==> flow/design.v <==
module add #(parameter width = 32 )
(
    input [width-1:0]a,
    input [width-1:0]b,
    output [width-1:0]c
);
    assign c=a+b;
endmodule
module mux2#(parameter width = 32)
(
    input [width-1:0]a,b,
    input sel,
    output [width-1:0]c
);
assign c = sel==0? a:b;
endmodule
module mux3#(parameter width = 32)
(
    input [width-1:0]a,b,c,
    input [1:0]sel,
    output reg[width-1:0]d
);
always@(*)
begin
    if(sel==2'b00)d=a;
    else if(sel==2'b01)d=b;
    else if(sel==2'b10)d=c;
    else d=0;
end
endmodule
`timescale 1ns / 1ps
module mux4#(parameter width = 32)
(
    input [width-1:0]a,b,c,d,
    input [1:0]sel,
    output reg[width-1:0]e
);
always@(*)
begin
    if(sel==2'b00)e=a;
    else if(sel==2'b01)e=b;
    else if(sel==2'b10)e=c;
    else e=d;
end
endmodule
`timescale 1ns / 1ps
module alu#(parameter WIDTH=32)
(
input [WIDTH-1:0]a,b,
input sel,
output wire[WIDTH-1:0]c,
output zero,
output less
    );
assign c= sel==0? a+b:a-b;
assign zero= c==0? 1:0;  
assign less= c[31]==1? 1:0;
endmodule
`timescale 1ns / 1ps
module Imm
#(parameter 
ADDI=7'b0010011,
ADD=7'b0110011,
SUB=7'b0110011,
AUIPC=7'b0010111,
JAL=7'b1101111,
JALR=7'b1100111,
BEQ=7'b1100011,
BLT=7'b1100011,
LW=7'b0000011,
SW=7'b0100011)
(
input[31:0]in,
output reg[31:0]data
    );
always@(*)
begin
    case(in[6:0])
    ADDI:begin if(~in[31])data={20'b0,in[31:20]};else data={20'b1111_1111_1111_1111_1111,in[31:20]};end
    AUIPC:data={in[31:12],12'b0};
    JAL:begin if(~in[31])data={11'b0,in[31],in[19:12],in[20],in[30:21],1'b0};else data={11'b1111_1111_111,in[31],in[19:12],in[20],in[30:21],1'b0};end
    JALR:begin if(~in[31])data={20'b0,in[31:20]};else data={20'b1111_1111_1111_1111_1111,in[31:20]};end
    BEQ:begin if(~in[31])data={19'b0,in[31],in[7],in[30:25],in[11:8],1'b0};else data={19'b1111_1111_1111_1111_111,in[31],in[7],in[30:25],in[11:8],1'b0};end 
    LW:begin if(~in[31])data={20'b0,in[31:20]};else data={20'b1111_1111_1111_1111_1111,in[31:20]};end
    SW:begin if(~in[31])data={20'b0,in[31:25],in[11:7]};else data={20'b1111_1111_1111_1111_1111,in[31:25],in[11:7]};end
    default:data=32'b0;
    endcase
end
endmodule
`timescale 1ns / 1ps
module control
#(parameter 
ADDI=7'b0010011,
ADD=7'b0110011,
JAL=7'b1101111,
BEQ=7'b1100011,
LW=7'b0000011,
SW=7'b0100011,
JALR=7'b1100111,
AUIPC=7'b0010111
)
(
input hit,
input [31:0]in,
output[31:0]ctrl
    );
reg MemWrite, MemRead, RegWrite;
reg ALUop;  
reg [1:0] RegSrc; 
reg ALUSrc; 
reg jal,beq,blt,jalr,ALUSrc0;
wire [6:0] opcode;
wire [2:0] funct3;
wire [6:0] funct7;
assign opcode=in[6:0];
assign funct3=in[14:12];
assign funct7=in[31:25];
always@(*)
begin
    case(in[6:0])
    ADDI:begin 
    MemWrite <= 0;
    MemRead <= 0; 
    RegWrite <= 1; 
    RegSrc <= 2;
    ALUSrc0 <= 0;
    ALUSrc <= 1;
    ALUop <= 0;
    jal <= 0;
    beq <= 0;
    blt <= 0;
    jalr <= 0;
    end
    ADD:begin 
    MemWrite <= 0;
    MemRead <= 0; 
    RegWrite <= 1; 
    RegSrc <= 2; 
    ALUSrc0 <= 0;
    ALUSrc <= 0;
    ALUop <= funct7==0? 0:1;
    jal <= 0;
    beq <= 0;
    blt <= 0;
    jalr <= 0;
    end
    JAL:begin
    MemWrite <= 0;
    MemRead <= 0;
    RegWrite <= 1;
    RegSrc <= 0; 
    ALUSrc0 <= 0;
    ALUSrc <= 1;
    ALUop <= 0;
    jal <= 1;
    beq <= 0;
    blt <= 0;
    jalr <= 0;
    end
    JALR:begin
    MemWrite <= 0;
    MemRead <= 0;
    RegWrite <= 1;
    RegSrc <= 0; 
    ALUSrc0 <= 0;
    ALUSrc <= 1;
    ALUop <= 0;
    jal <= 0;
    beq <= 0;
    blt <= 0;
    jalr <= 1;
    end
    BEQ:begin
    MemWrite <= 0;
    MemRead <= 0;
    RegWrite <= 0;
    RegSrc <= 0; 
    ALUSrc0 <= 0;
    ALUSrc <= 0;
    ALUop <= 1;
    jal <= 0;
    beq <= funct3==0? 1:0;
    blt <= funct3==0? 0:1;
    jalr <= 0;
    end
    LW:begin
    MemWrite <= 0;
    MemRead <= 1;
    RegWrite <= 1;
    RegSrc <= 1; 
    ALUSrc0 <= 0;
    ALUSrc <= 1;
    ALUop <= 0;
    jal <= 0;
    beq <= 0;
    blt <= 0;
    jalr <= 0;
    end
    SW:begin
    MemWrite <= 1;
    MemRead <= 0;
    RegWrite <= 0;
    RegSrc <= 0; 
    ALUSrc0 <= 0;
    ALUSrc <= 1;
    ALUop <= 0;
    jal <= 0;
    beq <= 0;
    blt <= 0;
    jalr <= 0;
    end
    AUIPC:begin
    MemWrite <= 0;
    MemRead <= 0; 
    RegWrite <= 1; 
    RegSrc <= 2;
    ALUSrc0 <= 1;
    ALUSrc <= 1;
    ALUop <= 0;
    jal <= 0;
    beq <= 0;
    blt <= 0;
    jalr <= 0;
    end
    default:begin 
    MemWrite <= 0;
    MemRead <= 0;
    RegWrite <= 0;
    RegSrc <= 0; 
    ALUSrc0 <= 0;
    ALUSrc <= 0;
    ALUop <= 0;
    jal <= 0;
    beq <= 0;
    blt <= 0;
    jalr <= 0;
    end
    endcase
end
assign ctrl={hit,3'b0,4'b0,4'b0,1'b0,RegWrite,RegSrc,2'b0,MemRead,MemWrite,blt,jalr,jal,beq,2'b0,ALUSrc0,ALUSrc,3'b0,ALUop};
endmodule
module register
#(parameter WIDTH=32)
(
input clk,we,
input [4:0]wa,ra0,ra1,ra2,
input [WIDTH-1:0]wd,
output [WIDTH-1:0]rd0,rd1,rd2
    );
reg [WIDTH-1:0] regfile[0:31];
assign rd0 = (ra0 == 0) ? 0 : ((we == 1) && (wa == ra0)) ? wd : regfile[ra0];
assign rd1 = (ra1 == 0) ? 0 : ((we == 1) && (wa == ra1)) ? wd : regfile[ra1];
assign rd2 = (ra2 == 0) ? 0 : ((we == 1) && (wa == ra2)) ? wd : regfile[ra2];
always@(posedge  clk) 
begin
    if(we && wa != 0) regfile[wa] <= wd;
end
endmodule
`timescale 1ns / 1ps
module SegmentRegister(
input[223:0]in,
input clk,rst,wr,arst,
output[31:0]ctrl,pc,pc4,a,b,ir,imm
    );
reg[223:0]out;
always@(posedge clk, posedge arst)
begin
    if(arst)out<=0;
    else if(rst)out<=0;
    else if(!wr)out<=in;
    else out<=out;
end
assign imm=out[31:0];
assign ir=out[63:32];
assign b=out[95:64];
assign a=out[127:96];
assign pc4=out[159:128];
assign pc=out[191:160];
assign ctrl=out[223:192];
endmodule
`timescale 1ns / 1ps
module PCregister(
input[31:0]a,
input clk,rst,wr,
output [31:0]b
    );
reg[31:0]PC;
always@(posedge clk,posedge rst)
begin
    if(rst)PC<=32'b0000_0000_0000_0000_0011_0000_0000_0000;
    else if(!wr)PC<=a;
end
assign b=PC;
endmodule
`timescale 1ns / 1ps
module Forwarding_Unit(
    input EX_MEM_RegWrite,
    input MEM_WB_RegWrite,
    input [4:0] ID_EX_RegRs1,
    input [4:0] ID_EX_RegRs2,
    input [4:0] EX_MEM_RegRd,
    input [4:0] MEM_WB_RegRd,
    output [1:0]ForwardA,
    output [1:0]ForwardB
    );
reg [1:0]Reg_ForwardA;
reg [1:0]Reg_ForwardB;
always@(*)
begin
    if(EX_MEM_RegWrite && (EX_MEM_RegRd != 0)
      && (EX_MEM_RegRd == ID_EX_RegRs1) )
       Reg_ForwardA <= 1;
    else if(MEM_WB_RegWrite && (MEM_WB_RegRd != 0)
      && (MEM_WB_RegRd == ID_EX_RegRs1)&&~(EX_MEM_RegWrite && (EX_MEM_RegRd!=0)&&(EX_MEM_RegRd==ID_EX_RegRs1)) )
       Reg_ForwardA <= 2;
    else 
       Reg_ForwardA <= 0;
end
always@(*)
begin
     if(EX_MEM_RegWrite && (EX_MEM_RegRd != 0)
      && (EX_MEM_RegRd == ID_EX_RegRs2) )
       Reg_ForwardB <= 1;
     else if(MEM_WB_RegWrite && (MEM_WB_RegRd != 0)
      && (MEM_WB_RegRd == ID_EX_RegRs2)&&~(EX_MEM_RegWrite && (EX_MEM_RegRd!=0)&&(EX_MEM_RegRd==ID_EX_RegRs2)) )
       Reg_ForwardB <= 2;
     else 
       Reg_ForwardB <= 0;
end
assign ForwardA = Reg_ForwardA;
assign ForwardB = Reg_ForwardB;
endmodule
`timescale 1ns / 1ps
module Hazard_Detection_Unit(
    input [4:0] IF_ID_RegRs1,
    input [4:0] IF_ID_RegRs2,
    input [4:0] ID_EX_RegRd,
    input ID_EX_MemRead,
    output reg stop,rst
    );
    always@(*)
    begin
    if(ID_EX_MemRead&&((IF_ID_RegRs1!=0&&IF_ID_RegRs1==ID_EX_RegRd)||(IF_ID_RegRs2!=0&&IF_ID_RegRs2==ID_EX_RegRd)))
    begin
    stop=1'b1;
    rst=1'b1;
    end
    else
    begin
    stop=1'b0;
    rst=1'b0;
    end
    end
endmodule
`timescale 1ns / 1ps
module BHT(
input clk,
input rst,
input [31:0] pc,
input [31:0] brpc_update,
input [31:0] prepc_update,
input is_br_jal,
input really,
output reg [31:0] pcout,
output hit);
reg [1:0] ptr;
reg [31:0] brpc[0:3];
reg [31:0] prepc[0:3];
reg [1:0] state[0:3];
integer i;
assign hit=((pc==brpc[0])&state[0][1])|((pc==brpc[1])&state[1][1])|((pc==brpc[2])&state[2][1])|((pc==brpc[3])&state[3][1]);
always@(*)
begin
   if((pc==brpc[0]) && state[0][1])
      pcout=prepc[0];
   else if((pc==brpc[1]) && state[1][1])
      pcout=prepc[1];
   else if((pc==brpc[2]) && state[2][1])
      pcout=prepc[2];
   else if((pc==brpc[3]) && state[3][1])
      pcout=prepc[3];
   else
      pcout=pc;
end
always@(posedge clk or posedge rst)
begin
   if(rst)
   begin
      ptr<=0;
      for(i=0;i<4;i=i+1)
      begin
         brpc[i]<=0;
         prepc[i]<=0;
         state[i]<=0;
      end
   end
   else if(is_br_jal)
   begin
      if(really)
      begin
         if(brpc_update==brpc[0])
         begin
            case(state[0])
            2'b00:state[0]<=2'b01;
            2'b01:state[0]<=2'b11;
            2'b10:state[0]<=2'b11;
            2'b11:state[0]<=2'b11;
            endcase
         end
         else if(brpc_update==brpc[1])
         begin
            case(state[1])
            2'b00:state[1]<=2'b01;
            2'b01:state[1]<=2'b11;
            2'b10:state[1]<=2'b11;
            2'b11:state[1]<=2'b11;
            endcase
         end
         else if(brpc_update==brpc[2])
         begin
            case(state[2])
            2'b00:state[2]<=2'b01;
            2'b01:state[2]<=2'b11;
            2'b10:state[2]<=2'b11;
            2'b11:state[2]<=2'b11;
            endcase
         end
         else if(brpc_update==brpc[3])
         begin
            case(state[3])
            2'b00:state[3]<=2'b01;
            2'b01:state[3]<=2'b11;
            2'b10:state[3]<=2'b11;
            2'b11:state[3]<=2'b11;
            endcase
         end
         else
         begin
            brpc[ptr]<=brpc_update;
            prepc[ptr]<=prepc_update;
            state[ptr]<=2'b01;
            ptr<=ptr+2'b1;
         end
      end
      else
      begin
         if(brpc_update==brpc[0])
         begin
            case(state[0])
            2'b00:state[0]<=2'b00;
            2'b01:state[0]<=2'b00;
            2'b10:state[0]<=2'b00;
            2'b11:state[0]<=2'b10;
            endcase
         end
         else if(brpc_update==brpc[1])
         begin
            case(state[1])
            2'b00:state[1]<=2'b00;
            2'b01:state[1]<=2'b00;
            2'b10:state[1]<=2'b00;
            2'b11:state[1]<=2'b10;
            endcase
         end
         else if(brpc_update==brpc[2])
         begin
            case(state[2])
            2'b00:state[2]<=2'b00;
            2'b01:state[2]<=2'b00;
            2'b10:state[2]<=2'b00;
            2'b11:state[2]<=2'b10;
            endcase
         end
         else if(brpc_update==brpc[3])
         begin
            case(state[3])
            2'b00:state[3]<=2'b00;
            2'b01:state[3]<=2'b00;
            2'b10:state[3]<=2'b00;
            2'b11:state[3]<=2'b10;
            endcase
         end
      end
   end
end
endmodule
`timescale 1ns / 1ps
module cache(
input clk,
input rst,
input [7:0]cpu_req_addr,
input cpu_req_rw,
input cpu_req_valid,
input [31:0]cpu_data_write,
output reg [31:0]cpu_data_read,
output reg cpu_ready,
output reg [7:0]mem_req_addr,
output reg mem_req_rw,
output reg mem_req_valid,
output reg [127:0]mem_data_write,
input [127:0]mem_data_read,
input mem_ready
);
parameter V = 133;
parameter D = 132;
parameter TagMSB = 131;
parameter TagLSB = 128;
parameter BlockMSB = 127;
parameter BlockLSB = 0 ;
parameter IDLE=0;
parameter CompareTag=1;
parameter Allocate=2;
parameter WriteBack=3;
parameter RST=4;
reg [133:0] cache_data[0:3];            
reg [2:0]state,next_state;
wire hit;
wire [1:0]cpu_req_index;
wire [3:0]cpu_req_tag;
wire [1:0]cpu_req_offset;
assign cpu_req_offset=cpu_req_addr[1:0];
assign cpu_req_index=cpu_req_addr[3:2];
assign cpu_req_tag=cpu_req_addr[7:4];
integer i;
always@(posedge clk,posedge rst)
if(rst)
begin
    state<=RST;
end
else
    state<=next_state;
always@(*)
case(state)
    RST:next_state=IDLE;
    IDLE:if(cpu_req_valid)
            next_state=CompareTag;
         else
            next_state=IDLE;
    CompareTag:if(hit)
                   next_state=IDLE;
               else if(cache_data[cpu_req_index][V:D]==2'b11)                
                   next_state=WriteBack;
               else 
                   next_state=Allocate;
    Allocate:if(mem_ready)
                   next_state=CompareTag;
             else
                   next_state=Allocate;
    WriteBack:if(mem_ready)
                   next_state=Allocate;
              else
                   next_state=WriteBack;
      default:next_state=IDLE;
endcase
assign hit = cache_data[cpu_req_index][V]&(cache_data[cpu_req_index][TagMSB:TagLSB]==cpu_req_tag)? 1:0;
always@(posedge clk,posedge rst)
if(rst)
begin
    cpu_ready<=1'b0;
    mem_req_valid<=1'b0;
end
else if(state==RST)
    ;
else if(state==IDLE)
    begin
    cpu_ready<=1'b0;
    mem_req_valid<=1'b0;
    end
else if(state==CompareTag)
    cpu_ready<=hit;
else if(state==Allocate)
    mem_req_valid<=~mem_ready;
else if(state==WriteBack)
    mem_req_valid<=~mem_ready;
else
begin
    cpu_ready<=1'b0;
    mem_req_valid<=1'b0;
end
always@(posedge clk)
if(state==RST)
    for(i=0;i<4;i=i+1)
        cache_data[i]<=0; 
else if(state==CompareTag)
    if(hit)
        if(cpu_req_rw==1'b0)               
        begin
            cpu_data_read<=cache_data[cpu_req_index][cpu_req_offset*32 +:32];
        end
        else                                
        begin
            cache_data[cpu_req_index][cpu_req_offset*32 +:32]=cpu_data_write;
            cache_data[cpu_req_index][D]=1'b1;
        end
    else
        ;
else if(state==Allocate)                  
    if(!mem_ready)
    begin
        mem_req_addr<={cpu_req_addr[7:2],2'b00};
        mem_req_rw<=1'b0;
    end
    else
    begin
        cache_data[cpu_req_index][BlockMSB:BlockLSB]<=mem_data_read;
        cache_data[cpu_req_index][V:D]<=2'b10;
        cache_data[cpu_req_index][TagMSB:TagLSB]<=cpu_req_tag;
    end
else if(state==WriteBack)                           
    if(!mem_ready)
    begin
        mem_req_addr<={cache_data[cpu_req_index][TagMSB:TagLSB],cpu_req_index,2'b00};
        mem_req_rw<=1'b1;
        mem_data_write<=cache_data[cpu_req_index][BlockMSB:BlockLSB];
    end
endmodule
`timescale 1ns / 1ps
module MMU
#(
parameter WriteMiss=0,
parameter WriteHit=1,
parameter ReadHit=2,
parameter ReadMiss=3,
parameter WriteDirtyMiss=4,
parameter ReadDirtyMiss=5
)
(
input [7:0]a,
input [31:0]d,
input clk,
input we,
output [31:0]spo,
input re,
output stop,
input rst,
output [7:0]mem_req_addr,
output mem_req_rw,
output mem_req_valid,
output [127:0]mem_data_write,
input [127:0]mem_data_read,
input mem_ready
    );
wire [31:0]cpu_data_read;
wire cpu_ready;
wire cpu_req_valid;
assign spo = cpu_data_read;
assign cpu_req_valid = (re|we)&~cpu_ready;
assign stop = ~cpu_ready&(re|we);
cache cache(.clk(clk),
.rst(rst),
.cpu_req_addr(a),
.cpu_req_rw(we),
.cpu_req_valid(cpu_req_valid),
.cpu_data_write(d),
.cpu_data_read(cpu_data_read),
.cpu_ready(cpu_ready),
.mem_req_addr(mem_req_addr),
.mem_req_rw(mem_req_rw),
.mem_req_valid(mem_req_valid),
.mem_data_write(mem_data_write),
.mem_data_read(mem_data_read),
.mem_ready(mem_ready));
endmodule
`timescale 1ns / 1ps
module  cpu_pl (
  input clk,
  input rst,
  output [7:0] imem_addr,
  input [31:0] imem_data,
  output [7:0] mem_req_addr,
  output mem_req_rw,
  output mem_req_valid,
  output [127:0] mem_data_write,
  input [127:0] mem_data_read,
  input mem_ready,
  output [7:0] io_addr,
  output [31:0] io_dout,
  output io_we,
  input [31:0] io_din
);
wire [31:0] pc, pcd, ir, pcin, pce, a, b, imm, ctrl, y, bm, ctrlm, yw, mdr, ctrlw;
wire [4:0] rd, rdm, rdw;
wire wait_stop; 
wire [31:0]hit_nouse0,nouse1,nouse2,nouse3,nouse4,nouse5,nouse6;
wire [31:0]ir0,pc4;
wire [31:0]pcsrc; 
reg [1:0]pcsel;
wire stop,rst_IF_ID;
wire[31:0]pc4d;
wire [31:0]brpc_update,prepc_update,pcout,pcin0,pc_error0,pc_error1,pc_jalr;
wire is_br_jal;
wire really,hit;
BHT BHT_jump(clk,rst,pc,brpc_update,prepc_update,is_br_jal,really,pcout,hit);
assign brpc_update = pce;
assign prepc_update = pcsrc;
assign is_br_jal = ctrl[8]|ctrl[9]|ctrl[11];
mux2 pcmux(pc4,pcout,hit,pcin0);
mux4 pcmux1(pcin0,pc_error0,pc_error1,pc_jalr,pcsel,pcin);
PCregister PC(pcin,clk,rst,stop|wait_stop,pc);
add pcadd(pc,32'b0100,pc4);
assign imem_addr = pc[9:2];
assign ir0 = imem_data;
SegmentRegister IF_ID({hit,31'b0,pc,pc4,32'b0,32'b0,ir0,32'b0},clk,rst_IF_ID,stop|wait_stop,rst,hit_nouse0,pcd,pc4d,nouse1,nouse2,ir,nouse3);
wire RegWrite,rst_ID_EX,rst_ID_EX0,rst_ID_EX1;
wire [31:0]wd,rd1,rd2,immd,ctrld,pc4e,ire;
wire [31:0]rs2_or_imm,alunum1,alunum2,aluresult,irm,irw,rs1_or_pc;
wire [31:0]rf_nouse;
register registerfile(clk,RegWrite,rdw,5'b0,ir[19:15],ir[24:20],wd,rf_nouse,rd1,rd2);
Imm Immnumber(ir,immd);
control Control(hit_nouse0[31],ir,ctrld);
SegmentRegister ID_EX(wait_stop ? {ctrl,pce,pc4e,alunum1,alunum2,ire,imm} : {ctrld,pcd,pc4d,rd1,rd2,ir,immd},
    clk,rst_ID_EX,1'b0,rst,ctrl,pce,pc4e,a,b,ire,imm);
assign rd=ire[11:7];
Hazard_Detection_Unit Hazard_Detection(ir[19:15],ir[24:20],ire[11:7],ctrl[13],stop,rst_ID_EX0);
wire [1:0]afwd,bfwd;
wire zero,less;
wire [31:0]pc4m;
wire jalr;
mux2 rd2_imm(alunum2,imm,ctrl[4],rs2_or_imm);
add addar(pce,imm,pcsrc);
mux3 fwda(a,y,wd,afwd,alunum1);
mux3 fwdb(b,y,wd,bfwd,alunum2);
mux2 rs1_pc(alunum1,pce,ctrl[5],rs1_or_pc);
Forwarding_Unit forwarding_unit(ctrlm[18],ctrlw[18],ire[19:15],ire[24:20],irm[11:7],irw[11:7],afwd,bfwd);
alu ALU(rs1_or_pc,rs2_or_imm,ctrl[0],aluresult,zero,less);
assign rst_ID_EX1 = ((really&~ctrl[31])|(~really&ctrl[31])|jalr);
assign rst_ID_EX = (rst_ID_EX0|rst_ID_EX1)&(~wait_stop);
assign rst_IF_ID = ((really&~ctrl[31])|(~really&ctrl[31])|jalr)&(~wait_stop);
assign jalr = ctrl[10];
assign pc_jalr = aluresult;
assign pc_error0 = pc4e;
assign pc_error1 = pcsrc;
always@(*)
begin
    if(jalr)
    pcsel<=2'b11;
    else if(~really&ctrl[31])
    pcsel<= 2'b01;
    else if(really&~ctrl[31])
    pcsel <= 2'b10;
    else
    pcsel <= 2'b00;
end
assign really = (zero&ctrl[8])|ctrl[9]|(ctrl[11]&less);
SegmentRegister EX_MEM({ctrl,32'b0,pc4e,aluresult,alunum2,ire,32'b0},clk,1'b0,wait_stop,rst,ctrlm,nouse4,pc4m,y,bm,irm,nouse5);
assign rdm=irm[11:7];
wire [31:0]lw_data,pc4w,bmw;
wire mem_write;
assign mem_write=ctrlm[12]&~y[10];
MMU Dmmu(.a(y[9:2]),.d(bm),.clk(clk),.we(mem_write),.spo(lw_data),.re(ctrlm[13]&~y[10]),.stop(wait_stop),.rst(rst),
    .mem_req_addr(mem_req_addr),.mem_req_rw(mem_req_rw),.mem_req_valid(mem_req_valid),
    .mem_data_write(mem_data_write),.mem_data_read(mem_data_read),.mem_ready(mem_ready));
SegmentRegister MEM_WB({ctrlm,bm,pc4m,lw_data,y,irm,32'b0},clk,wait_stop,1'b0,rst,ctrlw,bmw,pc4w,mdr,yw,irw,nouse6);
assign rdw=irw[11:7];
wire [31:0]wrdata;
mux2 mdr_or_io(mdr,io_din,yw[10],wrdata);
mux3 rfwd(pc4w,wrdata,yw,ctrlw[17:16],wd);
assign RegWrite=ctrlw[18];
assign io_addr=yw[7:0];
assign io_dout=bmw;
assign io_we=yw[10]&ctrlw[12];
endmodule
Step by step through the tools: cpu_pl
Tool output for the design above, in the order of the flow.
Line numbers count from 1 in the design file above.
Operators carry their Yosys type and port widths (W data, S select, Z words).
Library cell names are shortened.
The mark -- stands for no value.
Inputs
  top module: cpu_pl
  clock input: clk
  library: sky130hd
  library corner: tt_025C_1v80

Elaborated design
Source: Yosys, flattened and elaborated. Widths are those after wreduce. Registers that Yosys merges into a memory's read port (data or address) are not register bits. Print and check cells do not count. Equal cells are merged and count once.
Memory sizes are those after Yosys's memory passes, which may raise the word count (mostly to a power of two), join words into wider ones and drop unused or constant bits.
Storage and ports
  elaborated cells: 463
  output and inout bits: 187
  flip-flop bits (word level): 1814
  input bits: 195
  RAM bits: 1024
  memories: 1
Memory list
  registerfile.regfile: depth 32, width 32, read ports 2, write ports 1, line 250  | reg [WIDTH-1:0] regfile[0:31];
Operators by class
  shifts and indexed selects: 3
  reduce/logical cells: 88
  equal/unequal tests: 76
  bitwise logic cells: 53
  mux-type cells: 206
  add/subtract/negate cells: 6
Operators with widths (count)
  $mux W128: 16
  $mux W134: 14
  $mux W32: 30
  $mux W224: 4
  $and A134 B134 Y134: 4
  $or A134 B134 Y134: 4
  $pmux W134 S4: 1
  $mux W132: 4
  $eq A32 B32 Y1: 8
  $mux W211: 1
  $pmux W32 S5: 1
  $shiftx A134 B8 Y32: 1
  $not A134 Y134: 1
  $shift A32 B33 Y134: 1
  $shift A32 B33 Y134 const A: 1
  $mux W2: 59
  $add A32 B32 Y32: 2
  $mux W4: 16
  $reduce_and A6 Y1: 9
  $reduce_or A3 Y1: 14
  $eq A5 B5 Y1: 8
  $mux W1: 40
  $pmux W2 S2: 9
  $eq A2 B2 Y1 const B: 17
  $neg A7 Y33: 1
  $add A32 B3 Y32 const B: 1
  $sub A32 B32 Y32: 1
  $logic_not A32 Y1: 1
Not listed: further kinds 35, cells in them 163.

Logic depth
Yosys ltp: most cells in a row. Word level: on the elaborated netlist, between registers, memories and ports. Mapped: between sequential cells and ports; inverters and the memories' decode and read muxes count.
Logic depth
  depth after elaboration: 27
  ABC_AREA: 0
  mapped depth: 42
  mapped depth without buffers: 35

After synthesis
Source: synth_stat.txt of the flow (Yosys; design flattened, memories mapped). It holds for the ABC_AREA given above (unset counts as 0); a run with the other value may have another netlist.
Cells by type
  edfxtp_1: count 1191, area in all 3.58E+04 um2
  dfrtp_1: count 824, area in all 2.06E+04 um2
  mux4_2: count 806, area in all 1.82E+04 um2
  dfxtp_1: count 536, area in all 1.07E+04 um2
  o21ai_0: count 809, area in all 4.05E+03 um2
  nand2_1: count 1040, area in all 3.9E+03 um2
  a21oi_1: count 775, area in all 3878.72 um2
  nor2_1: count 633, area in all 2.38E+03 um2
  clkbuf_1: count 584, area in all 2.19E+03 um2
  xnor2_1: count 241, area in all 2.11E+03 um2
  mux2_2: count 187, area in all 2105.77 um2
  mux2i_1: count 194, area in all 1.94E+03 um2
  a22o_1: count 173, area in all 1.52E+03 um2
  mux2_1: count 118, area in all 1.33E+03 um2
  xor2_1: count 150, area in all 1313.76 um2
  o2bb2ai_1: count 128, area in all 1.12E+03 um2
  ha_1: count 74, area in all 925.888 um2
  and2_1: count 147, area in all 919.632 um2
Other cell types: 81; their cells: 1067.
Mapped netlist
  buffers: 813
  cells in the netlist: 9677
  synthesis area: 121980.7 um2
  flip-flops: 2554
  sequential area: 67193.2 um2
The figures by module come from a second, unflattened synthesis with its own total; it is not the netlist above.
Unflattened totals
  cell total of the unflattened synthesis: 12357
  area (unflattened synthesis): 157473.5 um2
Rows give one instance, submodules left out.
By module
  register: area 56529.2 um2, cells 3405, instances 1, sequential area 30749.5 um2
  SegmentRegister: area 9108.7 um2, cells 723, instances 4, sequential area 5605.4 um2
  cache: area 31237.5 um2, cells 3010, instances 1, sequential area 15921.5 um2
  BHT: area 16211.8 um2, cells 1246, instances 1, sequential area 6656.4 um2
  add: area 1744.2 um2, cells 241, instances 2, sequential area 0.0 um2
  cpu_pl: area 2914.0 um2, cells 267, instances 1, sequential area 0.0 um2
  alu: area 2603.7 um2, cells 380, instances 1, sequential area 0.0 um2
  mux3: area 787.0 um2, cells 77, instances 3, sequential area 0.0 um2
  mux2: area 544.3 um2, cells 36, instances 4, sequential area 0.0 um2
  PCregister: area 1351.3 um2, cells 69, instances 1, sequential area 803.3 um2
  mux4: area 814.5 um2, cells 39, instances 1, sequential area 0.0 um2
  Imm: area 504.2 um2, cells 74, instances 1, sequential area 0.0 um2
  control: area 422.9 um2, cells 63, instances 1, sequential area 0.0 um2
  Forwarding_Unit: area 257.7 um2, cells 34, instances 1, sequential area 0.0 um2
Further modules, not shown: 2.

Path before layout
Path of least setup slack by OpenSTA after synthesis, without wires, with an ideal clock, recovery checks aside; 20% of the period is set as input and as output delay. Where synthesis merged equal registers, the netlist keeps one of their names.
Timing post-synthesis
  kind: input -> register
  start: in mem_ready
  end: reg Dmmu.cache.mem_data_write[0]
  arrival time: 14.096 ns
  time at the first pin: 1.900 ns
  stages: 2
  path slack: -5.526 ns
  library setup time: 0.929 ns
  path delay: 13.125 ns
  clock period: 9.5 ns
  external input delay: 1.900 ns
  path buffers: 0
  data required time: 8.571 ns
  period reached after synthesis: 15.026 ns
"path delay" is the arrival time less input delay plus setup time.
"stages" counts driving pins, that of a launching flip-flop among them; a cell with two outputs on the path counts twice.
"period reached after synthesis" = period - worst setup slack (recovery checks aside). The figure is calculated, with input and output delays left at 20% of the set period.
Between the ends stands the longest chain of elaborated cells between them, by number of cells; it is not shown to be the way that was timed. Of several equally long chains one is given.
A line is the first line of the expression or statement that the cell stems from. Yosys adds cells for indexed reads and writes and turns some case tables into memories.
Between the ends, post-synthesis
  path through: nand2b_1 nor4_1
  length of the longest elaborated chain: 2
  elaborated cells between the ends (all ways): 2
  classes of those cells: logic (1); reduce/logical (1)
Ends and longest elaborated chain, post-synthesis
  from (decl): line 675  | input mem_ready,
  $not A1 Y1
  $reduce_and A5 Y1
  to (assign): line 614  | mem_data_write<=cache_data[cpu_req_index][BlockMSB:BlockLSB];
  to (decl): line 500  | output reg [127:0]mem_data_write,

Path in the finished layout
From the final timing report of run 1: the path of least setup slack in the routed layout; clock arrival at registers is part of the times.
Timing post-layout
  kind: input -> register
  start: in io_din[2]
  end: reg PC.PC[4]
  clock period: 8.78 ns
  path slack: 0.00 ns
  external input delay: 1.76 ns
  data required time: 9.56 ns
  stages: 34
  arrival time: 9.57 ns
  time at the first pin: 1.76 ns
  path buffers: 6
  library setup time: 0.11 ns
Between the ends stands the longest chain of elaborated cells between them, by number of cells; it is not shown to be the way that was timed. Of several equally long chains one is given.
Between the ends, post-layout
  path through: clkdlybuf4s50_1 mux2i_1 a211oi_1 a21o_2 buf_12 o211a_1 o31ai_4 nand2_2 nor2b_1 a21oi_1 xnor2_1 ha_4 nand2_1 o21ai_1 a21o_1 o21ai_0 a31o_4 buf_12 o21a_1 xnor2_1 clkbuf_4 nor3b_2 a41oi_1 mux2_4 inv_2 buf_12 ha_4 nor2b_2 buf_4 a22oi_1 o22ai_1 a31oi_2 o21ai_0 a22o_1
  length of the longest elaborated chain: 22
  elaborated cells between the ends (all ways): 35
  classes of those cells: add/sub (2); eq/ne (3); mux (20); logic (7); reduce/logical (3)
Ends and longest elaborated chain, post-layout
  from (decl): line 679  | input [31:0] io_din
  $mux W32: line 15  | assign c = sel==0? a:b;
  $mux W32: line 26  | else if(sel==2'b01)d=b;
  $mux W32: line 25  | if(sel==2'b00)d=a;
  $mux W32: line 27  | else if(sel==2'b10)d=c;
  $mux W32: line 26
  $mux W32: line 25
  $mux W32: line 15
  [8 not listed]
  $mux W2: line 739  | else if(really&~ctrl[31])
  $mux W2: line 737  | else if(~really&ctrl[31])
  $mux W2: line 735  | if(jalr)
  $eq A2 B2 Y1: line 42  | else if(sel==2'b10)e=c;
  $mux W32: line 42
  $mux W32: line 41  | else if(sel==2'b01)e=b;
  $mux W32: line 40  | if(sel==2'b00)e=a;
  to (assign): line 290  | if(rst)PC<=32'b0000_0000_0000_0000_0011_0000_0000_0000;
  to (assign): line 291  | else if(!wr)PC<=a;
  to (decl): line 287  | reg[31:0]PC;
Some nets on the timed path still bear RTL names; the line given drives or declares the net.
Named nets, post-layout
  fwda.c[2]: line 25
  BHT_jump.really: line 744  | assign really = (zero&ctrl[8])|ctrl[9]|(ctrl[11]&less);

Flow measurements of cpu_pl on sky130hd: 2 stored runs with different settings, listed in no order. Input and output delays are each 20% of the period that was set; the output load is 0.01 pF.
"achieved clock period (ns)" means the clock period less the worst setup slack. The figure is calculated, with input and output delays left at 20% of the set period.
"worst setup path time (ns)" is the time allowed to the run's worst setup path (the clock period less input and output delay, where it has them) less its slack. Clock arrival times count: a late capture clock shortens it, a late launch clock lengthens it.
"finish__power__total" rests on the timing tool's default activity at the inputs, not on a simulated workload.

Flow files of run 1
==> flow/run.sh <==
#!/bin/bash
# the make line also repeats the synthesis and layout settings of config.mk as NAME=value (left out here)
make -C /OpenROAD-flow-scripts/flow DESIGN_CONFIG=/design/flow/config.mk WORK_HOME=/design/flow/orfs CLKGATE_MAP_FILE= finish
==> flow/config.mk <==
export PLATFORM = sky130hd
export DESIGN_NAME = cpu_pl
export DESIGN_NICKNAME = cpu_pl
export VERILOG_FILES = /design/flow/design.v
export SDC_FILE = /design/flow/constraint.sdc
export NUM_CORES = 4
export LEC_CHECK = 0
export CAP_MARGIN = 40
export CELL_PAD_IN_SITES_DETAIL_PLACEMENT = 1
export CELL_PAD_IN_SITES_GLOBAL_PLACEMENT = 2
export CORE_ASPECT_RATIO = 0.95
export CORE_MARGIN = 2
export CORE_UTILIZATION = 40
export CTS_CLUSTER_DIAMETER = 119
export GPL_TIMING_DRIVEN = 0
export HOLD_SLACK_MARGIN = -0.07
export MAX_ROUTING_LAYER = met4
export SLEW_MARGIN = 20
==> flow/constraint.sdc <==
create_clock -name core_clock -period 8.78 [get_ports {clk}]
set_input_delay 1.7560 -clock core_clock [delete_from_list [all_inputs] [get_ports {clk}]]
set_output_delay 1.7560 -clock core_clock [all_outputs]
set_load 0.01 [all_outputs]

report of run 1
yosys chip area after synthesis (um^2): 121980.7
finish__design__die__area: 309386.0
finish__design__instance__area__stdcell: 148471.0
finish__design__instance__utilization: 0.4893
finish__timing__setup__ws: -0.004
finish__timing__setup__tns: -0.009
finish__timing__hold__ws: 0.448
finish__power__total: 4.744e-02
achieved clock period (ns): 8.784
worst setup path time (ns): 7.03
worst setup path kind: input -> register

Flow files of run 2
==> flow/run.sh <==
#!/bin/bash
# the make line also repeats the synthesis and layout settings of config.mk as NAME=value (left out here)
make -C /OpenROAD-flow-scripts/flow DESIGN_CONFIG=/design/flow/config.mk WORK_HOME=/design/flow/orfs CLKGATE_MAP_FILE= finish
==> flow/config.mk <==
export PLATFORM = sky130hd
export DESIGN_NAME = cpu_pl
export DESIGN_NICKNAME = cpu_pl
export VERILOG_FILES = /design/flow/design.v
export SDC_FILE = /design/flow/constraint.sdc
export NUM_CORES = 4
export LEC_CHECK = 0
export CAP_MARGIN = 20
export CORE_MARGIN = 2
export CORE_UTILIZATION = 36
export GPL_TIMING_DRIVEN = 0
export PLACE_DENSITY = 0.7
export SLEW_MARGIN = 20
==> flow/constraint.sdc <==
create_clock -name core_clock -period 9.56 [get_ports {clk}]
set_input_delay 1.9120 -clock core_clock [delete_from_list [all_inputs] [get_ports {clk}]]
set_output_delay 1.9120 -clock core_clock [all_outputs]
set_load 0.01 [all_outputs]

report of run 2
yosys chip area after synthesis (um^2): 121980.7
finish__design__die__area: 343507.0
finish__design__instance__area__stdcell: 144681.0
finish__design__instance__utilization: 0.4295
finish__timing__setup__ws: 0.012
finish__timing__setup__tns: 0.000
finish__timing__hold__ws: 0.438
finish__power__total: 4.103e-02
achieved clock period (ns): 9.548
worst setup path time (ns): 7.64
worst setup path kind: input -> register
